==> flow/design.v <==
module clk_div(
    input clk,
    input rst,
    output reg tick_1hz
    );
    parameter CLK_FREQ = 1000; 
    reg [31:0] cnt; 
    always @(posedge clk or posedge rst) begin
        if (rst) begin
            cnt <= 0;
            tick_1hz <= 0;
        end 
        else begin
            if (cnt >= CLK_FREQ - 1) begin
                cnt <= 0;
                tick_1hz <= 1;
            end 
            else begin
                cnt <= cnt + 1;
                tick_1hz <= 0; 
            end
        end
    end
endmodule
module time_counter(
    input clk,
    input rst,
    input tick_1hz,
    input adjust,    
    input up,        
    input up_ten,    
    output reg [3:0] cur_h_ten, cur_h_one,
    output reg [3:0] cur_m_ten, cur_m_one,
    output reg [3:0] cur_s_ten, cur_s_one,
    output reg [1:0] adjust_mode,
    output reg led4, led6, led8
    );
    reg prev_adjust, prev_up, prev_up_ten;
    wire adjust_pulse, up_pulse, up_ten_pulse;
    always @(posedge clk) begin
        prev_adjust <= adjust;
        prev_up     <= up;
        prev_up_ten <= up_ten;
    end
    assign adjust_pulse = adjust & (~prev_adjust);
    assign up_pulse     = up & (~prev_up);
    assign up_ten_pulse = up_ten & (~prev_up_ten);
    always @(posedge clk or posedge rst) begin
        if(rst) adjust_mode <= 0;
        else if(adjust_pulse) begin
            if(adjust_mode >= 3) adjust_mode <= 0;
            else adjust_mode <= adjust_mode + 1;
        end
    end
    always @(*) begin
        case(adjust_mode)
            2'd0: {led4, led6, led8} = 3'b111;  
            2'd1: {led4, led6, led8} = 3'b001;  
            2'd2: {led4, led6, led8} = 3'b010;  
            2'd3: {led4, led6, led8} = 3'b100;  
            default: {led4, led6, led8} = 3'b111;
        endcase
    end
    always @(posedge clk or posedge rst) begin
        if(rst) begin
            {cur_h_ten, cur_h_one} <= 0;
            {cur_m_ten, cur_m_one} <= 0;
            {cur_s_ten, cur_s_one} <= 0;
        end
        else begin
            if(adjust_mode == 0 && tick_1hz) begin
                if(cur_s_one == 9) begin
                    cur_s_one <= 0;
                    if(cur_s_ten == 5) begin
                        cur_s_ten <= 0;
                        if(cur_m_one == 9) begin
                            cur_m_one <= 0;
                            if(cur_m_ten == 5) begin
                                cur_m_ten <= 0;
                                if(cur_h_ten == 2 && cur_h_one == 3) begin
                                    cur_h_ten <= 0; cur_h_one <= 0;
                                end else if(cur_h_one == 9) begin
                                    cur_h_one <= 0; cur_h_ten <= cur_h_ten + 1;
                                end else begin
                                    cur_h_one <= cur_h_one + 1;
                                end
                            end else cur_m_ten <= cur_m_ten + 1;
                        end else cur_m_one <= cur_m_one + 1;
                    end else cur_s_ten <= cur_s_ten + 1;
                end else cur_s_one <= cur_s_one + 1;
            end
            else if(up_pulse) begin
                case(adjust_mode)
                    2'd1: begin  
                        if(cur_s_one == 9) begin
                             cur_s_one <= 0;
                             if(cur_s_ten == 5) cur_s_ten <= 0;
                              else cur_s_ten <= cur_s_ten + 1;
                        end else cur_s_one <= cur_s_one + 1;
                    end
                    2'd2: begin  
                        if(cur_m_one == 9) begin
                             cur_m_one <= 0;
                             if(cur_m_ten == 5) cur_m_ten <= 0; 
                             else cur_m_ten <= cur_m_ten + 1;
                        end else cur_m_one <= cur_m_one + 1;
                    end
                    2'd3: begin  
                        if(cur_h_ten == 2 && cur_h_one == 3) begin
                            cur_h_ten <= 0; cur_h_one <= 0;
                        end else if(cur_h_one == 9) begin
                            cur_h_one <= 0; cur_h_ten <= cur_h_ten + 1;
                        end else begin
                            cur_h_one <= cur_h_one + 1;
                        end
                    end
                endcase
            end
            else if(up_ten_pulse) begin
                case(adjust_mode)
                    2'd1: begin 
                        if(cur_s_ten >= 5) cur_s_ten <= 0;
                        else cur_s_ten <= cur_s_ten + 1;
                    end
                    2'd2: begin 
                        if(cur_m_ten >= 5) cur_m_ten <= 0;
                        else cur_m_ten <= cur_m_ten + 1;
                    end
                    2'd3: begin 
                        if(cur_h_ten == 2) begin
                            cur_h_ten <= 0;
                            cur_h_one <= cur_h_one + 6;
                        end
                        else if(cur_h_ten == 1 && cur_h_one >= 4) begin
                            cur_h_ten <= 0;
                            cur_h_one <= cur_h_one - 4;
                        end
                        else begin
                            cur_h_ten <= cur_h_ten + 1;
                        end
                    end
                endcase
            end
        end
    end
endmodule
module time_converter(
    input [3:0] h_ten, h_one, 
    input world_clock, h24,
    input usa, england, spain,
    output reg [3:0] disp_h_ten, disp_h_one,
    output reg am, pm
    );
    integer k_time;  
    integer w_time;  
    always @(*) begin
        k_time = h_ten * 10 + h_one;
        w_time = k_time; 
        if (world_clock) begin
            if (usa) begin      
                w_time = k_time - 14;
                if (w_time < 0) w_time = w_time + 24; 
            end
            else if (england) begin 
                w_time = k_time - 9;
                if (w_time < 0) w_time = w_time + 24;
            end
            else if (spain) begin   
                w_time = k_time - 8;
                if (w_time < 0) w_time = w_time + 24;
            end
        end
        am = 0; 
        pm = 0;
        if (h24 || world_clock) begin
        end
        else begin
            if (w_time < 12) begin
                am = 1; pm = 0;
                if (w_time == 0) w_time = 12;
            end
            else begin
                am = 0; pm = 1;
                if (w_time > 12) w_time = w_time - 12;
            end
        end
        disp_h_ten = w_time / 10;
        disp_h_one = w_time % 10;
    end
endmodule
module stopwatch(
    input clk, rst,
    input enable_mode, 
    input btn_start,
    input btn_reset,
    output reg [3:0] m_ten, m_one,
    output reg [3:0] s_ten, s_one,
    output reg [3:0] ms_ten, ms_one,
    output reg [3:0] lap_m10, lap_m1,
    output reg [3:0] lap_s10, lap_s1,
    output reg [3:0] lap_ms10, lap_ms1
    );
reg [18:0] cnt_div;
    wire tick_10ms;
    assign tick_10ms = (cnt_div == 10 - 1);
    always @(posedge clk or posedge rst) begin
        if(rst) cnt_div <= 0;
        else if(tick_10ms) cnt_div <= 0;
        else cnt_div <= cnt_div + 1;
    end
    reg prev_start, prev_reset;
    wire start_pulse = btn_start & ~prev_start;
    wire reset_pulse = btn_reset & ~prev_reset;
    always @(posedge clk) begin
        prev_start <= btn_start;
        prev_reset <= btn_reset;
    end
    reg running; 
    always @(posedge clk or posedge rst) begin
        if(rst) begin
            {m_ten, m_one, s_ten, s_one, ms_ten, ms_one} <= 0;
            {lap_m10, lap_m1, lap_s10, lap_s1, lap_ms10, lap_ms1} <= 0;
            running <= 0;
        end
        else if(enable_mode) begin 
            if(start_pulse) begin
                running <= ~running;
                if (running) begin
                    lap_m10 <= m_ten; lap_m1 <= m_one;
                    lap_s10 <= s_ten; lap_s1 <= s_one;
                    lap_ms10 <= ms_ten; lap_ms1 <= ms_one;
                end
            end
            if(reset_pulse) begin
                running <= 0;
                {m_ten, m_one, s_ten, s_one, ms_ten, ms_one} <= 0;
                {lap_m10, lap_m1, lap_s10, lap_s1, lap_ms10, lap_ms1} <= 0;
            end
            if(running && tick_10ms) begin
                if(ms_one == 9) begin
                    ms_one <= 0;
                    if(ms_ten == 9) begin
                        ms_ten <= 0;
                        if(s_one == 9) begin
                            s_one <= 0;
                            if(s_ten == 5) begin
                                s_ten <= 0;
                                if(m_one == 9) begin
                                    m_one <= 0;
                                    if(m_ten == 5) m_ten <= 0;
                                    else m_ten <= m_ten + 1;
                                end else m_one <= m_one + 1;
                            end else s_ten <= s_ten + 1;
                        end else s_one <= s_one + 1;
                    end else ms_ten <= ms_ten + 1;
                end else ms_one <= ms_one + 1;
            end
        end
    end
endmodule
module timer(
    input clk, rst,
    input enable_mode,
    input btn_start,
    input btn_min,
    input btn_sec,
    input btn_clear,
    input btn_stop_alarm,
    output reg [3:0] tm_m10, tm_m1,
    output reg [3:0] tm_s10, tm_s1,
    output reg [3:0] set_m10, set_m1,
    output reg [3:0] set_s10, set_s1,
    output reg alarm_on
    );
    reg [31:0] cnt;
    wire tick_1hz;
    parameter CLK_FREQ = 1000;
    assign tick_1hz = (cnt == CLK_FREQ - 1);
    always @(posedge clk or posedge rst) begin
        if(rst) cnt <= 0;
        else if(cnt >= CLK_FREQ - 1) cnt <= 0; 
        else cnt <= cnt + 1;
    end
    reg prev_start, prev_min, prev_sec, prev_clear, prev_stop;
    wire start_pulse = btn_start & ~prev_start;
    wire min_pulse   = btn_min   & ~prev_min;
    wire sec_pulse   = btn_sec   & ~prev_sec;
    wire clear_pulse = btn_clear & ~prev_clear;
    wire stop_pulse  = btn_stop_alarm & ~prev_stop;
    always @(posedge clk) begin
        prev_start <= btn_start; prev_min <= btn_min; prev_sec <= btn_sec;
        prev_clear <= btn_clear; prev_stop <= btn_stop_alarm;
    end
    reg running; 
    wire is_zero = (tm_m10==0 && tm_m1==0 && tm_s10==0 && tm_s1==0);
    always @(posedge clk or posedge rst) begin
        if(rst) begin
            {tm_m10, tm_m1, tm_s10, tm_s1} <= 0;
            {set_m10, set_m1, set_s10, set_s1} <= 0;
            running <= 0; alarm_on <= 0;
        end
        else if(enable_mode) begin
            if (alarm_on && stop_pulse) begin 
                alarm_on <= 0; 
                running <= 0; 
            end
            else if (clear_pulse) begin
                {tm_m10, tm_m1, tm_s10, tm_s1} <= 0;
                {set_m10, set_m1, set_s10, set_s1} <= 0;
                running <= 0; alarm_on <= 0;
            end
            else if(!running && !alarm_on) begin
                if(min_pulse) begin 
                    if(tm_m1 == 9) begin 
                        tm_m1<=0; tm_m10<=tm_m10+1; 
                        set_m1<=0; set_m10<=set_m10+1; 
                    end 
                    else begin 
                        tm_m1 <= tm_m1 + 1;
                        set_m1 <= set_m1 + 1;          
                    end
                end
                if(sec_pulse) begin 
                    if(tm_s10 == 5) begin
                        tm_s10 <= 0; 
                        set_s10 <= 0;                  
                    end 
                    else begin
                        tm_s10 <= tm_s10 + 1;
                        set_s10 <= set_s10 + 1;        
                    end
                    tm_s1 <= 0; set_s1 <= 0; 
                end
            end
            if(start_pulse && !alarm_on && !is_zero) running <= ~running;
            if(running && tick_1hz) begin
                if(is_zero) begin 
                    running <= 0; 
                    alarm_on <= 1; 
                end
                else begin
                    if(tm_s1 == 0) begin
                        tm_s1 <= 9;
                        if(tm_s10 == 0) begin
                            tm_s10 <= 5;
                            if(tm_m1 == 0) begin
                                tm_m1 <= 9;
                                if(tm_m10 > 0) tm_m10 <= tm_m10 - 1;
                            end else tm_m1 <= tm_m1 - 1;
                        end else tm_s10 <= tm_s10 - 1;
                    end else tm_s1 <= tm_s1 - 1;
                end
            end
        end
        else begin 
            alarm_on <= 0; 
            running <= 0; 
        end
    end
endmodule
module alarm(
    input clk, rst,
    input enable_set,
    input btn_min,
    input btn_hour,
    input btn_stop,
    input btn_toggle,
    input btn_clear,
    input [3:0] cur_h_ten, cur_h_one,
    input [3:0] cur_m_ten, cur_m_one,
    input [3:0] cur_s_ten, cur_s_one,
    output reg [3:0] al_h_ten, al_h_one,
    output reg [3:0] al_m_ten, al_m_one,
    output reg alarm_trigger, 
    output reg alarm_enabled  
    );
    reg prev_min, prev_hour, prev_stop, prev_toggle, prev_clear;
    wire min_pulse    = btn_min    & ~prev_min;
    wire hour_pulse   = btn_hour   & ~prev_hour;
    wire stop_pulse   = btn_stop   & ~prev_stop;
    wire toggle_pulse = btn_toggle & ~prev_toggle;
    wire clear_pulse  = btn_clear  & ~prev_clear;
    always @(posedge clk) begin
        prev_min    <= btn_min;
        prev_hour   <= btn_hour;
        prev_stop   <= btn_stop;
        prev_toggle <= btn_toggle;
        prev_clear  <= btn_clear;
    end
    always @(posedge clk or posedge rst) begin
        if(rst) begin
            {al_h_ten, al_h_one, al_m_ten, al_m_one} <= 0;
            alarm_enabled <= 0; 
        end
        else begin
            if (toggle_pulse) alarm_enabled <= ~alarm_enabled;
            if(enable_set) begin
                if(clear_pulse) begin
                    {al_h_ten, al_h_one, al_m_ten, al_m_one} <= 0;
                end
                if(min_pulse) begin 
                    if(al_m_one == 9) begin al_m_one <= 0;
                    if(al_m_ten == 5) al_m_ten <= 0; 
                    else al_m_ten <= al_m_ten + 1; end 
                    else al_m_one <= al_m_one + 1;
                end
                if(hour_pulse) begin 
                     if(al_h_ten == 2 && al_h_one == 3) begin al_h_ten <= 0;
                     al_h_one <= 0; end 
                     else if(al_h_one == 9) begin al_h_one <= 0;
                     al_h_ten <= al_h_ten + 1; end 
                     else al_h_one <= al_h_one + 1;
                end
            end
        end
    end
    reg is_ringing; 
    always @(posedge clk or posedge rst) begin
        if (rst) is_ringing <= 0;
        else begin
            if (!alarm_enabled || (is_ringing && stop_pulse)) is_ringing <= 0;
            else if (alarm_enabled && !enable_set && !is_ringing) begin
                if ({cur_h_ten, cur_h_one, cur_m_ten, cur_m_one} == {al_h_ten, al_h_one, al_m_ten, al_m_one} &&
                    cur_s_ten == 0 && cur_s_one == 0) is_ringing <= 1; 
            end
        end
    end
    always @(*) alarm_trigger = is_ringing;
endmodule
module display_controller(
    input clk,
    input rst, 
    input [3:0] h_ten, h_one, 
    input [3:0] m_ten, m_one, 
    input [3:0] s_ten, s_one,
    input world_clock, use_alarm,
    input usa, england, spain,
    output reg [7:0] seg_com,  
    output reg [7:0] seg_data, 
    output reg [7:0] seg7
    );
    reg [19:0] seg_clk_div;
    wire seg_scan_clk;
    assign seg_scan_clk = seg_clk_div[1]; 
    always @(posedge clk or posedge rst) begin
        if (rst) seg_clk_div <= 0;
        else seg_clk_div <= seg_clk_div + 1;
    end
    reg [2:0] seg_scan_cnt;
    wire seg_scan_en = (seg_clk_div[1:0] == 2'b01);
    always @(posedge clk or posedge rst) begin
        if (rst) seg_scan_cnt <= 0;
        else if (seg_scan_en) begin
            if (seg_scan_cnt == 5) seg_scan_cnt <= 0;
            else seg_scan_cnt <= seg_scan_cnt + 1;
        end
    end
    reg [3:0] current_digit;
    always @(*) begin
        seg_data = 8'b1111_1111; 
        case (seg_scan_cnt)
            3'd0: begin
                seg_com = 8'b1101_1111; 
                current_digit = h_ten;
            end
            3'd1: begin
                seg_com = 8'b1110_1111;
                current_digit = h_one;
            end
            3'd2: begin
                seg_com = 8'b1111_0111;
                current_digit = m_ten;
            end
            3'd3: begin
                seg_com = 8'b1111_1011; 
                current_digit = m_one;
            end
            3'd4: begin
                seg_com = 8'b1111_1101; 
                current_digit = s_ten;
            end
            3'd5: begin
                seg_com = 8'b1111_1110; 
                current_digit = s_one;
            end
            default: begin
                seg_com = 8'b1111_1111;
                current_digit = 4'd0;
            end
        endcase
        case (current_digit)
            4'h0: seg_data[6:0] = ~7'b100_0000;
            4'h1: seg_data[6:0] = ~7'b111_1001;
            4'h2: seg_data[6:0] = ~7'b010_0100;
            4'h3: seg_data[6:0] = ~7'b011_0000;
            4'h4: seg_data[6:0] = ~7'b001_1001;
            4'h5: seg_data[6:0] = ~7'b001_0010;
            4'h6: seg_data[6:0] = ~7'b000_0010;
            4'h7: seg_data[6:0] = ~7'b111_1000;
            4'h8: seg_data[6:0] = ~7'b000_0000;
            4'h9: seg_data[6:0] = ~7'b001_0000;
            default: seg_data[6:0] = 7'b000_0000;
        endcase
        if (seg_scan_cnt == 3'd1 || seg_scan_cnt == 3'd3) 
             seg_data[7] = 1'b1;
        else 
             seg_data[7] = 1'b0;
    end 
    always @(posedge clk or posedge rst) begin
        if(rst) seg7 <= 8'b0000_0000; 
        else begin
            if(world_clock) begin
                if(usa)      
                    seg7 <= 8'b0011_1110; 
                else if(england) 
                    seg7 <= 8'b0111_1001; 
                else if(spain)   
                    seg7 <= 8'b0110_1101; 
                else 
                    seg7 <= 8'b0000_0000; 
            end
            else 
                seg7 <= 8'b0000_0000;
        end
    end
endmodule
module lcd_controller(
    input clk, rst,     
    input h24, world_clock,
    input sw_stopwatch, sw_timer, sw_alarm_set,
    input alarm_enabled,
    input usa, england, spain, 
    input [3:0] stp_m10, stp_m1, stp_s10, stp_s1, stp_ms10, stp_ms1,
    input [3:0] set_m10, set_m1, set_s10, set_s1,
    input [3:0] al_h10, al_h1, al_m10, al_m1,
    output reg LCD_RS, LCD_RW, LCD_E,
    output reg [7:0] LCD_DATA
    );
    reg [31:0] lcd_clk_div;
    wire lcd_tick;
    assign lcd_tick = (lcd_clk_div == 3 - 1);
    always @(posedge clk or posedge rst) begin
        if (rst) lcd_clk_div <= 0;
        else if (lcd_tick) lcd_clk_div <= 0;
        else lcd_clk_div <= lcd_clk_div + 1;
    end
    always @(posedge clk or posedge rst) begin
        if (rst) LCD_E <= 0;
        else if (lcd_clk_div < 1) LCD_E <= 1; 
        else LCD_E <= 0;
    end
    reg [7:0] lcd_state;
    reg [7:0] lcd_data_reg;
    reg lcd_rs_reg;
    reg [4:0] char_idx; 
    always @(posedge clk or posedge rst) begin
        if (rst) begin
            lcd_state <= 0;
            LCD_RW <= 0; LCD_RS <= 0; LCD_DATA <= 8'h00;
            char_idx <= 0;
            lcd_rs_reg <= 0; lcd_data_reg <= 8'h00;
        end 
        else begin
            if (lcd_tick) begin 
                case (lcd_state)
                    0:  begin lcd_rs_reg <= 0; lcd_data_reg <= 8'h38; lcd_state <= 1; end 
                    1:  begin lcd_state <= 2; end 
                    2:  begin lcd_rs_reg <= 0; lcd_data_reg <= 8'h38; lcd_state <= 3; end 
                    3:  begin lcd_state <= 4; end
                    4:  begin lcd_rs_reg <= 0; lcd_data_reg <= 8'h0C; lcd_state <= 5; end 
                    5:  begin lcd_state <= 6; end
                    6:  begin lcd_rs_reg <= 0; lcd_data_reg <= 8'h01; lcd_state <= 7; end 
                    7:  begin lcd_state <= 8; end
                    8:  begin lcd_rs_reg <= 0; lcd_data_reg <= 8'h06; lcd_state <= 9; end 
                    9:  begin lcd_state <= 10; end
                    10: begin lcd_rs_reg <= 0; lcd_data_reg <= 8'h80; char_idx <= 0; lcd_state <= 11; end 
                    11: begin 
                        lcd_rs_reg <= 1;
                        if (sw_stopwatch) begin
                            case(char_idx)
                                0: lcd_data_reg <= "M"; 1: lcd_data_reg <= "O"; 2: lcd_data_reg <= "D"; 3: lcd_data_reg <= "E";
                                4: lcd_data_reg <= " "; 5: lcd_data_reg <= ":"; 6: lcd_data_reg <= " ";
                                7: lcd_data_reg <= "S"; 8: lcd_data_reg <= "T"; 9: lcd_data_reg <= "O"; 10: lcd_data_reg <= "P"; 
                                11: lcd_data_reg <= "W"; 12: lcd_data_reg <= "A"; 13: lcd_data_reg <= "T"; 14: lcd_data_reg <= "C"; 15: lcd_data_reg <= "H";
                            endcase
                        end
                        else if (sw_timer) begin
                            case(char_idx)
                                0: lcd_data_reg <= "M"; 1: lcd_data_reg <= "O"; 2: lcd_data_reg <= "D"; 3: lcd_data_reg <= "E";
                                4: lcd_data_reg <= " "; 5: lcd_data_reg <= ":"; 6: lcd_data_reg <= " ";
                                7: lcd_data_reg <= "T"; 8: lcd_data_reg <= "I"; 9: lcd_data_reg <= "M"; 10: lcd_data_reg <= "E"; 
                                11: lcd_data_reg <= "R"; 12: lcd_data_reg <= " "; 13: lcd_data_reg <= " "; 14: lcd_data_reg <= " "; 15: lcd_data_reg <= " ";
                            endcase
                        end
                        else if (sw_alarm_set) begin
                            case(char_idx)
                                0: lcd_data_reg <= "A"; 1: lcd_data_reg <= "L"; 2: lcd_data_reg <= "A"; 3: lcd_data_reg <= "R"; 
                                4: lcd_data_reg <= "M"; 5: lcd_data_reg <= " "; 6: lcd_data_reg <= "S"; 7: lcd_data_reg <= "E"; 
                                8: lcd_data_reg <= "T"; 9: lcd_data_reg <= " "; 10: lcd_data_reg <= ":"; 11: lcd_data_reg <= " "; 
                                12: lcd_data_reg <= (alarm_enabled) ? "O" : "O";
                                13: lcd_data_reg <= (alarm_enabled) ? "N" : "F";
                                14: lcd_data_reg <= (alarm_enabled) ? " " : "F";
                                15: lcd_data_reg <= " ";
                            endcase
                        end
                        else begin
                            case(char_idx)
                                0: lcd_data_reg <= "M"; 1: lcd_data_reg <= "O"; 2: lcd_data_reg <= "D"; 3: lcd_data_reg <= "E";
                                4: lcd_data_reg <= " "; 5: lcd_data_reg <= ":"; 6: lcd_data_reg <= " ";
                                7: lcd_data_reg <= (h24) ? "2" : "1";
                                8: lcd_data_reg <= (h24) ? "4" : "2"; 
                                9: lcd_data_reg <= "H"; 
                                10: lcd_data_reg <= " "; 11: lcd_data_reg <= "T"; 12: lcd_data_reg <= "Y"; 13: lcd_data_reg <= "P"; 14: lcd_data_reg <= "E"; 15: lcd_data_reg <= " ";
                            endcase
                        end
                        if(char_idx < 15) char_idx <= char_idx + 1;
                        else lcd_state <= 12;
                    end
                    12: begin lcd_rs_reg <= 0; lcd_data_reg <= 8'hC0; char_idx <= 0; lcd_state <= 13; end 
                    13: begin
                        lcd_rs_reg <= 1;
                        if (sw_stopwatch) begin
                            case(char_idx)
                                0: lcd_data_reg <= "L"; 1: lcd_data_reg <= "A"; 2: lcd_data_reg <= "P"; 
                                3: lcd_data_reg <= " "; 4: lcd_data_reg <= ":"; 5: lcd_data_reg <= " ";
                                6: lcd_data_reg <= stp_m10 + "0"; 7: lcd_data_reg <= stp_m1 + "0";
                                8: lcd_data_reg <= ":";  
                                9: lcd_data_reg <= stp_s10 + "0"; 10: lcd_data_reg <= stp_s1 + "0";
                                11: lcd_data_reg <= ":";  
                                12: lcd_data_reg <= stp_ms10 + "0"; 13: lcd_data_reg <= stp_ms1 + "0";
                                14: lcd_data_reg <= " "; 15: lcd_data_reg <= " ";
                            endcase
                        end
                        else if (sw_timer) begin
                            case(char_idx)
                                0: lcd_data_reg <= "S"; 1: lcd_data_reg <= "E"; 2: lcd_data_reg <= "T"; 
                                3: lcd_data_reg <= " "; 4: lcd_data_reg <= ":"; 5: lcd_data_reg <= " ";
                                6: lcd_data_reg <= set_m10 + "0"; 7: lcd_data_reg <= set_m1 + "0";
                                8: lcd_data_reg <= ":";
                                9: lcd_data_reg <= set_s10 + "0"; 10: lcd_data_reg <= set_s1 + "0";
                                default: lcd_data_reg <= " "; 
                            endcase
                        end
                        else if (sw_alarm_set) begin
                            case(char_idx)
                                0: lcd_data_reg <= "T"; 1: lcd_data_reg <= "I"; 2: lcd_data_reg <= "M"; 3: lcd_data_reg <= "E"; 
                                4: lcd_data_reg <= " "; 5: lcd_data_reg <= ":"; 6: lcd_data_reg <= " ";
                                7: lcd_data_reg <= al_h10 + "0"; 8: lcd_data_reg <= al_h1 + "0";
                                9: lcd_data_reg <= ":";
                                10: lcd_data_reg <= al_m10 + "0"; 11: lcd_data_reg <= al_m1 + "0";
                                default: lcd_data_reg <= " ";
                            endcase
                        end
                        else begin
                            case(char_idx)
                                0: lcd_data_reg <= "Z"; 1: lcd_data_reg <= "O"; 2: lcd_data_reg <= "N"; 3: lcd_data_reg <= "E";
                                4: lcd_data_reg <= " "; 5: lcd_data_reg <= ":"; 6: lcd_data_reg <= " ";
                                default: begin
                                    if (world_clock && usa) begin
                                        case(char_idx)
                                            7: lcd_data_reg <= "U"; 8: lcd_data_reg <= "S"; 9: lcd_data_reg <= "A"; 10: lcd_data_reg <= " "; 
                                            11: lcd_data_reg <= "("; 12: lcd_data_reg <= "N"; 13: lcd_data_reg <= "Y"; 14: lcd_data_reg <= ")"; 15: lcd_data_reg <= " ";
                                        endcase
                                    end
                                    else if (world_clock && england) begin
                                        case(char_idx)
                                            7: lcd_data_reg <= "U"; 8: lcd_data_reg <= "K"; 9: lcd_data_reg <= " "; 10: lcd_data_reg <= "("; 
                                            11: lcd_data_reg <= "L"; 12: lcd_data_reg <= "O"; 13: lcd_data_reg <= "N"; 14: lcd_data_reg <= ")"; 15: lcd_data_reg <= " ";
                                        endcase
                                    end
                                    else if (world_clock && spain) begin
                                        case(char_idx)
                                            7: lcd_data_reg <= "S"; 8: lcd_data_reg <= "P"; 9: lcd_data_reg <= "A"; 10: lcd_data_reg <= "I"; 
                                            11: lcd_data_reg <= "N"; 12: lcd_data_reg <= " "; 13: lcd_data_reg <= " "; 14: lcd_data_reg <= " "; 15: lcd_data_reg <= " ";
                                        endcase
                                    end
                                    else begin
                                        case(char_idx)
                                            7: lcd_data_reg <= "K"; 8: lcd_data_reg <= "O"; 9: lcd_data_reg <= "R"; 10: lcd_data_reg <= "E"; 
                                            11: lcd_data_reg <= "A"; 12: lcd_data_reg <= " "; 13: lcd_data_reg <= " "; 14: lcd_data_reg <= " "; 15: lcd_data_reg <= " ";
                                        endcase
                                    end
                                end
                            endcase
                        end
                        if(char_idx < 15) char_idx <= char_idx + 1; 
                        else lcd_state <= 14; 
                    end
                    14: begin lcd_rs_reg <= 0; lcd_data_reg <= 8'h02; lcd_state <= 15; end 
                    15: begin lcd_state <= 10; end 
                    default: lcd_state <= 0;
                endcase
                LCD_RS <= lcd_rs_reg;
                LCD_DATA <= lcd_data_reg;
                LCD_RW <= 0; 
            end
        end
    end
endmodule
module clock(
    input clk,
    input rst,
    input adjust, up, up_ten,
    input h24, world_clock,
    input usa, england, spain,
    input sw_stopwatch,
    input sw_timer,
    input sw_alarm_set,
    input btn_stp_start,
    input btn_stp_reset,
    input btn_alarm_toggle,
    input btn_alarm_stop,
    output [7:0] seg_data, seg_com, seg7,
    output am, pm,
    output led4, led6, led8, 
    output LCD_RS, LCD_RW, LCD_E,
    output [7:0] LCD_DATA,
    output [3:0] rgb_r,
    output piezo_out 
    );
    wire tick_1hz;
    wire [1:0] adjust_mode;
    wire [3:0] cur_h_ten, cur_h_one, cur_m_ten, cur_m_one, cur_s_ten, cur_s_one;
    wire [3:0] disp_h_ten, disp_h_one; 
    wire [3:0] stp_m10, stp_m1, stp_s10, stp_s1, stp_ms10, stp_ms1;
    wire [3:0] stp_run_m10, stp_run_m1, stp_run_s10, stp_run_s1, stp_run_ms10, stp_run_ms1;
    wire [3:0] stp_lap_m10, stp_lap_m1, stp_lap_s10, stp_lap_s1, stp_lap_ms10, stp_lap_ms1;
    wire [3:0] tm_m10, tm_m1, tm_s10, tm_s1;
    wire [3:0] tm_set_m10, tm_set_m1, tm_set_s10, tm_set_s1;
    wire timer_alarm_on; 
    wire [3:0] al_h10, al_h1, al_m10, al_m1;
    wire real_alarm_trig; 
    wire alarm_is_on;     
    reg [3:0] final_h_ten, final_h_one, final_m_ten, final_m_one, final_s_ten, final_s_one;
    clk_div u_clk_div( .clk(clk), .rst(rst), .tick_1hz(tick_1hz) );
    time_counter u_counter(
        .clk(clk), .rst(rst), .tick_1hz(tick_1hz),
        .adjust( adjust & ~sw_stopwatch & ~sw_timer & ~sw_alarm_set ), 
        .up(     up     & ~sw_stopwatch & ~sw_timer & ~sw_alarm_set ), 
        .up_ten( up_ten & ~sw_stopwatch & ~sw_timer & ~sw_alarm_set ),
        .cur_h_ten(cur_h_ten), .cur_h_one(cur_h_one),
        .cur_m_ten(cur_m_ten), .cur_m_one(cur_m_one),
        .cur_s_ten(cur_s_ten), .cur_s_one(cur_s_one),
        .adjust_mode(adjust_mode),
        .led4(led4), .led6(led6), .led8(led8) 
    );
    time_converter u_converter(
        .h_ten(cur_h_ten), .h_one(cur_h_one),
        .world_clock(world_clock), .h24(h24),
        .usa(usa), .england(england), .spain(spain),
        .disp_h_ten(disp_h_ten), .disp_h_one(disp_h_one),
        .am(am), .pm(pm)
    );
    stopwatch u_stopwatch(
        .clk(clk), .rst(rst),
        .enable_mode(sw_stopwatch),
        .btn_start(btn_stp_start), .btn_reset(btn_stp_reset),
        .m_ten(stp_run_m10), .m_one(stp_run_m1),
        .s_ten(stp_run_s10), .s_one(stp_run_s1),
        .ms_ten(stp_run_ms10), .ms_one(stp_run_ms1),
        .lap_m10(stp_lap_m10), .lap_m1(stp_lap_m1),
        .lap_s10(stp_lap_s10), .lap_s1(stp_lap_s1),
        .lap_ms10(stp_lap_ms10), .lap_ms1(stp_lap_ms1)
    );
   timer u_timer(
        .clk(clk), .rst(rst),
        .enable_mode(sw_timer),
        .btn_start(adjust),
        .btn_min(up_ten),
        .btn_sec(up),
        .btn_clear(btn_stp_reset),
        .btn_stop_alarm(btn_alarm_stop),
        .tm_m10(tm_m10), .tm_m1(tm_m1), 
        .tm_s10(tm_s10), .tm_s1(tm_s1),
        .set_m10(tm_set_m10), .set_m1(tm_set_m1), 
        .set_s10(tm_set_s10),
        .set_s1(tm_set_s1),
        .alarm_on(timer_alarm_on)
    );
    alarm u_alarm(
        .clk(clk), .rst(rst),
        .enable_set(sw_alarm_set), 
        .btn_min(up),              
        .btn_hour(up_ten),         
        .btn_stop(btn_alarm_stop),     
        .btn_toggle(btn_alarm_toggle), 
        .btn_clear(btn_stp_reset),     
        .cur_h_ten(cur_h_ten), .cur_h_one(cur_h_one),
        .cur_m_ten(cur_m_ten), .cur_m_one(cur_m_one),
        .cur_s_ten(cur_s_ten), .cur_s_one(cur_s_one),
        .al_h_ten(al_h10), .al_h_one(al_h1),
        .al_m_ten(al_m10), .al_m_one(al_m1),
        .alarm_trigger(real_alarm_trig),
        .alarm_enabled(alarm_is_on) 
    );
    always @(*) begin
        if (sw_stopwatch) begin 
            final_h_ten = stp_run_m10;  final_h_one = stp_run_m1;
            final_m_ten = stp_run_s10;  final_m_one = stp_run_s1;
            final_s_ten = stp_run_ms10; final_s_one = stp_run_ms1;
        end
        else if (sw_timer) begin
            final_h_ten = 0;        final_h_one = 0;
            final_m_ten = tm_m10;   final_m_one = tm_m1;
            final_s_ten = tm_s10;   final_s_one = tm_s1;
        end
        else if (sw_alarm_set) begin
            final_h_ten = al_h10;   final_h_one = al_h1; 
            final_m_ten = al_m10;   final_m_one = al_m1;
            final_s_ten = 0;        final_s_one = 0;
        end
        else begin
            final_h_ten = disp_h_ten; final_h_one = disp_h_one;
            final_m_ten = cur_m_ten;  final_m_one = cur_m_one;
            final_s_ten = cur_s_ten;  final_s_one = cur_s_one;
        end
    end
    reg [15:0] piezo_cnt;
    reg piezo_wave;
    always @(posedge clk or posedge rst) begin
        if(rst) begin piezo_cnt <= 0; piezo_wave <= 0; end
        else begin
            piezo_wave <= ~piezo_wave; 
        end
    end
    assign piezo_out = (timer_alarm_on | real_alarm_trig) ? piezo_wave : 1'b0;
    reg [8:0] blink_cnt; 
    always @(posedge clk or posedge rst) begin
        if(rst) blink_cnt <= 0; else blink_cnt <= blink_cnt + 1;
    end
    wire blink_sig = blink_cnt[8]; 
    wire blink_red = (timer_alarm_on | real_alarm_trig) ? blink_sig : 1'b0; 
    assign rgb_r = {blink_red, blink_red, blink_red, blink_red}; 
    display_controller u_display(
        .clk(clk), .rst(rst),
        .h_ten(final_h_ten), .h_one(final_h_one),
        .m_ten(final_m_ten), .m_one(final_m_one),
        .s_ten(final_s_ten), .s_one(final_s_one),
        .world_clock(world_clock), .use_alarm(1'b0),
        .usa(usa), .england(england), .spain(spain),
        .seg_com(seg_com), .seg_data(seg_data), .seg7(seg7)
    );
    lcd_controller u_lcd(
        .clk(clk), .rst(rst),
        .h24(h24), .world_clock(world_clock),
        .sw_stopwatch(sw_stopwatch),
        .sw_timer(sw_timer),
        .sw_alarm_set(sw_alarm_set), 
        .alarm_enabled(alarm_is_on), 
        .usa(usa), .england(england), .spain(spain),
        .stp_m10(stp_lap_m10), .stp_m1(stp_lap_m1),
        .stp_s10(stp_lap_s10), .stp_s1(stp_lap_s1),
        .stp_ms10(stp_lap_ms10), .stp_ms1(stp_lap_ms1),
        .set_m10(tm_set_m10), .set_m1(tm_set_m1),
        .set_s10(tm_set_s10), .set_s1(tm_set_s1),
        .al_h10(al_h10), .al_h1(al_h1),
        .al_m10(al_m10), .al_m1(al_m1),
        .LCD_RS(LCD_RS), .LCD_RW(LCD_RW),
        .LCD_E(LCD_E), .LCD_DATA(LCD_DATA)
    );
endmodule
**Reports on clock**

The steps from the RTL of clock to its reports follow in flow order.
Line numbers count from 1 in the design file above.
Cell names lack the library's common part.
Not given: -

- Top: clock
- Clock input: clk
- Standard-cell library: sky130hd
- Corner: tt_025C_1v80

**After elaboration**

Counts by Yosys on the flattened word-level netlist (proc, flatten, opt, wreduce; memories kept). Register bits leave out memories and registers merged into their read ports (data or address). Print and check cells are left out. Cells with the same type and inputs are merged into one.
Memory sizes are those after Yosys's memory passes, which may raise the word count (mostly to a power of two), join words into wider ones and drop unused or constant bits.

- Register bits: 326
- Bits in read-only memories: 112
- Memories: 1
- Output and inout bits: 45
- Word-level cells: 631

- Add/sub/neg operators: 59
- $mul: 1
- Divide/modulo/power cells: 2
- Magnitude comparators: 14
- Equal/unequal tests: 85
- Multiplexer cells: 269
- Bitwise operators: 38
- Reduce/logical cells: 99

Memories:

| memory | depth | width | rd ports | write ports | RTL line | text |
|---|---|---|---|---|---|---|
| (name not given) | 16 | 7 | 1 | 0 | 491 | `case (current_digit)` |

Operator list:

| kind | number |
|---|---|
| 4-bit 2-to-1 mux | 189 |
| 32-bit 2-to-1 mux | 14 |
| 8-bit parallel mux with 9-bit select | 3 |
| 8-bit parallel mux with 12-bit select | 2 |
| 8-bit parallel mux with 8-bit select | 3 |
| 32-bit by 5-bit divider with 32-bit output with constant B | 1 |
| 32-bit by 5-bit remainder unit with 32-bit output with constant B | 1 |
| 8-bit parallel mux with 6-bit select | 3 |
| 32-bit by 1-bit less-than comparator with 1-bit output with constant B | 4 |
| 32-bit by 5-bit subtractor with 32-bit output with constant B | 4 |
| 8-bit parallel mux with 15-bit select | 1 |
| 8-bit 2-to-1 mux | 14 |
| 8-bit parallel mux with 13-bit select | 1 |
| 4-bit by 6-bit adder with 7-bit output with constant B | 14 |
| 32-bit by 1-bit adder with 32-bit output with constant B | 3 |
| 32-bit by 6-bit adder with 32-bit output with constant B | 3 |
| 4-bit by 1-bit adder with 4-bit output with constant B | 22 |
| 8-bit parallel mux with 11-bit select | 1 |
| 32-bit by 10-bit >= comparator with 1-bit output with constant B | 2 |
| 8-bit by 4-bit == test with 1-bit output with constant B | 8 |
| 4-bit == test with constant B | 10 |
| 5-bit by 4-bit == test with 1-bit output with constant B | 8 |
| 6-bit parallel mux with 6-bit select | 1 |
| 16-bit inequality test with constant B | 2 |
| 32-bit by 10-bit == test with 1-bit output with constant B | 1 |
| 32-bit by 2-bit == test with 1-bit output with constant B | 1 |
| 32-bit by 4-bit adder with 32-bit output | 1 |
| 32-bit by 5-bit greater-than comparator with 1-bit output with constant B | 1 |

Not listed: further kinds 78, cells in them 249.

**Longest topological paths**

Depth = most cells in a row (Yosys ltp): at word level without a register or memory, in the mapped netlist without a sequential cell, where the memories' decode and read muxes count.

- Depth in word-level cells: 18
- ABC_AREA: 1
- Depth in mapped cells: 86
- Depth with buffers taken out: 86

**Synthesis result**

Source: synth_stat.txt of the flow (Yosys; design flattened, memories mapped). It holds for the ABC_AREA given above (unset counts as 0); a run with the other value may have another netlist.
Totals and module areas in this step are rounded.

- Standard cells after synthesis: 2940
- Cell area after synthesis: 21030 µm²
- Sequential area: 7684 µm²
- Mapped flip-flops: 309

Cell types:

| cell type | number | total area (µm²) |
|---|---|---|
| dfrtp_1 | 298 | 7.46E+03 |
| nand2_1 | 582 | 2.18E+03 |
| inv_1 | 476 | 1.79E+03 |
| nand3_1 | 239 | 1.2E+03 |
| nor2_1 | 311 | 1167.37 |
| ha_1 | 82 | 1.03E+03 |
| o21ai_0 | 179 | 895.859 |
| a21oi_1 | 117 | 585.562 |
| xor2_1 | 43 | 376.611 |
| nand4_1 | 57 | 356.592 |
| nor3_1 | 66 | 330.317 |
| nor4_1 | 44 | 275.264 |
| o22ai_1 | 41 | 256.496 |
| nand2_2 | 35 | 218.96 |
| dfxtp_1 | 10 | 200.192 |
| nand3_2 | 19 | 190.182 |
| xnor2_1 | 21 | 183.926 |
| clkbuf_1 | 47 | 176.419 |

Other cell types: 53; their cells: 273.

**Path before layout**

Source: OpenSTA report_checks on the synthesized netlist (no wires, ideal clock, input and output delay 20% of the period each), path of least setup slack; recovery checks are left aside. Register names are those of the netlist, which keeps one name where synthesis merged equal registers.

- Path type: input -> output
- Start point: input england
- End point: output seg_data[3]
- Clock period: 20000 ps
- Output delay: 4000 ps
- Arrival: 10803 ps
- Data required time: 16000 ps
- Path slack: 5197 ps
- Path delay: 6803 ps
- Stages: 65
- Buffers on the path: 3
- Synthesis period reached: 14803 ps

"path delay" = arrival - input delay + setup time.
A path that ends at an output port has no setup time.
"stages": output pins that drive a net of the path, with the launching flip-flop's if there is one; two outputs of one cell count as two.
"synthesis period reached" = period - worst setup slack (recovery checks aside). The figure is calculated, with input and output delays left at 20% of the set period.
The rows between start and end are the longest chain of elaborated cells between them; the timing report does not say that the signal goes this way. Where chains are equally long, one stands for them.
Each line given opens the expression or statement behind the cell; cells for indexed reads and writes are added by Yosys, which also makes memories of some case tables.
The chain passes a memory read, where the word-level depth is cut; so it can be longer than that depth.

- Path through: clkbuf_1 > clkbuf_1 > nand2_1 > xor2_1 > nand2_1 > o221ai_1 > inv_1 > ha_1 > inv_1 > nor2_1 > nand3_1 > nor3_2 > nor2_2 > nand2_1 > nand2_2 > buf_6 > xor2_2 > or2_1 > [... 29 more ...] > o21ai_2 > o21ai_4 > nand2_4 > inv_2 > ha_1 > a21oi_1 > o21ai_0 > o211ai_1 > o21ai_0 > a21oi_1 > nand2_1 > inv_1 > ha_1 > inv_1 > nand2_1 > nand2_1 > nand3_1 > nand2_1
- Length of the longest elaborated chain: 13

RTL lines, path after synthesis:

| element | RTL line | text |
|---|---|---|
| start, declared | 705 | `input usa, england, spain,` |
| 32-bit 2-to-1 mux | 164 | `else if (england) begin` |
| 32-bit 2-to-1 mux | 160 | `if (usa) begin` |
| 32-bit 2-to-1 mux | 159 | `if (world_clock) begin` |
| 32-bit by 5-bit subtractor with 32-bit output | 184 | `if (w_time > 12) w_time = w_time - 12;` |
| 32-bit 2-to-1 mux | 184 |  |
| 32-bit 2-to-1 mux | 178 | `if (w_time < 12) begin` |
| 32-bit 2-to-1 mux | 175 | `if (h24 \|\| world_clock) begin` |
| 32-bit by 5-bit remainder unit with 32-bit output | 188 | `disp_h_one = w_time % 10;` |
| 4-bit 2-to-1 mux | 807 | `else if (sw_alarm_set) begin` |
| 4-bit 2-to-1 mux | 802 | `else if (sw_timer) begin` |
| 4-bit 2-to-1 mux | 797 | `if (sw_stopwatch) begin` |
| 4-bit parallel mux with 6-bit select | 461 | `case (seg_scan_cnt)` |
| memory 16 x 7 bit | 491 | `case (current_digit)` |
| end, declared | 713 | `output [7:0] seg_data, seg_com, seg7,` |

**Path in the finished layout**

Path of least setup slack in the final report of stored run 1 (OpenROAD, finished layout, wires in). Where an end is a register, its clock arrival counts in the times.
The report prints the path's times to 10 ps; the period is as set.

- Path type: input -> output
- Start point: input usa
- End point: output seg_data[5]
- Clock period: 11500 ps
- Output delay: 2300 ps
- Arrival: 9880 ps
- Data required time: 9200 ps
- Path slack: -680 ps
- Stages: 66
- Buffers on the path: 4

The rows between start and end are the longest chain of elaborated cells between them; the timing report does not say that the signal goes this way. Where chains are equally long, one stands for them.
The chain passes a memory read, where the word-level depth is cut; so it can be longer than that depth.

- Path through: clkdlybuf4s50_1 > clkinv_1 > nor2_1 > a21oi_1 > buf_4 > nand2_1 > nand2_1 > nand2_1 > inv_2 > nand2_2 > nor2_1 > nand3_1 > nand3_1 > nand2_1 > nand4_1 > nor2_4 > nand3_2 > nand2_2 > [... 30 more ...] > o21ai_4 > nand2_4 > inv_4 > ha_4 > a21oi_2 > o21ai_2 > o211ai_1 > o21ai_1 > a21oi_2 > nand2_4 > inv_4 > buf_4 > ha_4 > nand3_2 > nand2_1 > nand3_1 > nand2_1 > buf_2
- Length of the longest elaborated chain: 12

RTL lines, path post-layout:

| element | RTL line | text |
|---|---|---|
| start, declared | 705 | `input usa, england, spain,` |
| 32-bit 2-to-1 mux | 160 | `if (usa) begin` |
| 32-bit 2-to-1 mux | 159 | `if (world_clock) begin` |
| 32-bit by 5-bit subtractor with 32-bit output | 184 | `if (w_time > 12) w_time = w_time - 12;` |
| 32-bit 2-to-1 mux | 184 |  |
| 32-bit 2-to-1 mux | 178 | `if (w_time < 12) begin` |
| 32-bit 2-to-1 mux | 175 | `if (h24 \|\| world_clock) begin` |
| 32-bit by 5-bit remainder unit with 32-bit output | 188 | `disp_h_one = w_time % 10;` |
| 4-bit 2-to-1 mux | 807 | `else if (sw_alarm_set) begin` |
| 4-bit 2-to-1 mux | 802 | `else if (sw_timer) begin` |
| 4-bit 2-to-1 mux | 797 | `if (sw_stopwatch) begin` |
| 4-bit parallel mux with 6-bit select | 461 | `case (seg_scan_cnt)` |
| memory 16 x 7 bit | 491 | `case (current_digit)` |
| end, declared | 713 | `output [7:0] seg_data, seg_com, seg7,` |

Design clock on sky130hd. What follows are 4 stored runs of the flow, each under its own settings; their order means nothing. The constraints put input and output delay at 20% of the set period each and load the outputs with 0.01 pF.
"clock period reached" is the run's clock period less its worst setup slack. It is reckoned from that one timing run; input and output delays stay at 20% of the period that was set.
By "allowed time less slack (worst setup path)" is meant the share of the clock period that the worst setup path is allowed (20% is reserved at inputs, 20% at outputs), minus its slack. Clock arrival times at its registers enter into it.
"allowed time less slack (worst setup path)" is given in steps of 10 ps.
Measured values are rounded.

### Stored run 1

==> flow/run.sh <==
#!/bin/bash
# the make line also repeats the synthesis and layout settings of config.mk as NAME=value (left out here)
make -C /OpenROAD-flow-scripts/flow DESIGN_CONFIG=/design/flow/config.mk WORK_HOME=/design/flow/orfs CLKGATE_MAP_FILE= finish
==> flow/config.mk <==
export PLATFORM = sky130hd
export DESIGN_NAME = clock
export DESIGN_NICKNAME = clock
export VERILOG_FILES = /design/flow/design.v
export SDC_FILE = /design/flow/constraint.sdc
export NUM_CORES = 4
export LEC_CHECK = 0
export ABC_AREA = 1
export CAP_MARGIN = 20
export CORE_ASPECT_RATIO = 0.56
export CORE_MARGIN = 2
export CORE_UTILIZATION = 17
export CTS_CLUSTER_DIAMETER = 255
export CTS_CLUSTER_SIZE = 87
export GPL_ROUTABILITY_DRIVEN = 1
export MAX_ROUTING_LAYER = met4
export PLACE_DENSITY = 0.82
export SETUP_SLACK_MARGIN = 1.5
export SLEW_MARGIN = 20
==> flow/constraint.sdc <==
create_clock -name core_clock -period 11.5 [get_ports {clk}]
set_input_delay 2.3000 -clock core_clock [delete_from_list [all_inputs] [get_ports {clk}]]
set_output_delay 2.3000 -clock core_clock [all_outputs]
set_load 0.01 [all_outputs]

Results of stored run 1:
- Worst setup slack after layout: -677 ps
- Netlist area reported by Yosys: 21030 µm²
- Final setup TNS: -4323 ps
- Clock period reached: 12177 ps
- Standard-cell area of the final layout: 26590 µm²
- Allowed time less slack (worst setup path): 7580 ps
- Worst setup path kind: input -> output
- Utilization in the final report: 0.217
- Die footprint: 126600 µm²
- Final worst hold slack: 432 ps

### Stored run 2

==> flow/run.sh <==
#!/bin/bash
# the make line also repeats the synthesis and layout settings of config.mk as NAME=value (left out here)
make -C /OpenROAD-flow-scripts/flow DESIGN_CONFIG=/design/flow/config.mk WORK_HOME=/design/flow/orfs CLKGATE_MAP_FILE= finish
==> flow/config.mk <==
export PLATFORM = sky130hd
export DESIGN_NAME = clock
export DESIGN_NICKNAME = clock
export VERILOG_FILES = /design/flow/design.v
export SDC_FILE = /design/flow/constraint.sdc
export NUM_CORES = 4
export LEC_CHECK = 0
export CAP_MARGIN = 10
export CELL_PAD_IN_SITES_DETAIL_PLACEMENT = 2
export CELL_PAD_IN_SITES_GLOBAL_PLACEMENT = 3
export CORE_ASPECT_RATIO = 0.52
export CORE_MARGIN = 7
export CORE_UTILIZATION = 68
export HOLD_SLACK_MARGIN = 0.12
export MAX_ROUTING_LAYER = met4
export MIN_ROUTING_LAYER = met2
export SLEW_MARGIN = 20
==> flow/constraint.sdc <==
create_clock -name core_clock -period 11.7 [get_ports {clk}]
set_input_delay 2.3400 -clock core_clock [delete_from_list [all_inputs] [get_ports {clk}]]
set_output_delay 2.3400 -clock core_clock [all_outputs]
set_load 0.01 [all_outputs]

Outcome of stored run 2: unfinished; error GPL-0301 in placement

### Stored run 3

==> flow/run.sh <==
#!/bin/bash
# the make line also repeats the synthesis and layout settings of config.mk as NAME=value (left out here)
make -C /OpenROAD-flow-scripts/flow DESIGN_CONFIG=/design/flow/config.mk WORK_HOME=/design/flow/orfs CLKGATE_MAP_FILE= finish
==> flow/config.mk <==
export PLATFORM = sky130hd
export DESIGN_NAME = clock
export DESIGN_NICKNAME = clock
export VERILOG_FILES = /design/flow/design.v
export SDC_FILE = /design/flow/constraint.sdc
export NUM_CORES = 4
export LEC_CHECK = 0
export ABC_AREA = 0
export CAP_MARGIN = 25
export CORE_MARGIN = 7
export CORE_UTILIZATION = 42
export CTS_CLUSTER_SIZE = 59
export GPL_ROUTABILITY_DRIVEN = 1
export PLACE_DENSITY_LB_ADDON = 0.06
export SLEW_MARGIN = 15
==> flow/constraint.sdc <==
create_clock -name core_clock -period 18.5 [get_ports {clk}]
set_input_delay 3.7000 -clock core_clock [delete_from_list [all_inputs] [get_ports {clk}]]
set_output_delay 3.7000 -clock core_clock [all_outputs]
set_load 0.01 [all_outputs]

Results of stored run 3:
- Standard-cell area of the final layout: 23650 µm²
- Allowed time less slack (worst setup path): 10180 ps
- Worst setup path kind: input -> output
- Die footprint: 56600 µm²
- Final setup TNS: 0 ps
- Worst setup slack after layout: 920 ps
- Final worst hold slack: 397 ps
- Netlist area reported by Yosys: 21060 µm²
- Clock period reached: 17580 ps
- Utilization in the final report: 0.481

### Stored run 4

==> flow/run.sh <==
#!/bin/bash
# the make line also repeats the synthesis and layout settings of config.mk as NAME=value (left out here)
make -C /OpenROAD-flow-scripts/flow DESIGN_CONFIG=/design/flow/config.mk WORK_HOME=/design/flow/orfs CLKGATE_MAP_FILE= finish
==> flow/config.mk <==
export PLATFORM = sky130hd
export DESIGN_NAME = clock
export DESIGN_NICKNAME = clock
export VERILOG_FILES = /design/flow/design.v
export SDC_FILE = /design/flow/constraint.sdc
export NUM_CORES = 4
export LEC_CHECK = 0
export CAP_MARGIN = 20
export CORE_MARGIN = 2
export CORE_UTILIZATION = 40
export SETUP_SLACK_MARGIN = 2.99
export SLEW_MARGIN = 20
==> flow/constraint.sdc <==
create_clock -name core_clock -period 18.6 [get_ports {clk}]
set_input_delay 3.7200 -clock core_clock [delete_from_list [all_inputs] [get_ports {clk}]]
set_output_delay 3.7200 -clock core_clock [all_outputs]
set_load 0.01 [all_outputs]

Results of stored run 4:
- Standard-cell area of the final layout: 24170 µm²
- Die footprint: 54490 µm²
- Netlist area reported by Yosys: 21060 µm²
- Final worst hold slack: 405 ps
- Worst setup slack after layout: 3068 ps
- Final setup TNS: 0 ps
- Clock period reached: 15532 ps
- Utilization in the final report: 0.462
- Allowed time less slack (worst setup path): 8090 ps
- Worst setup path kind: input -> output
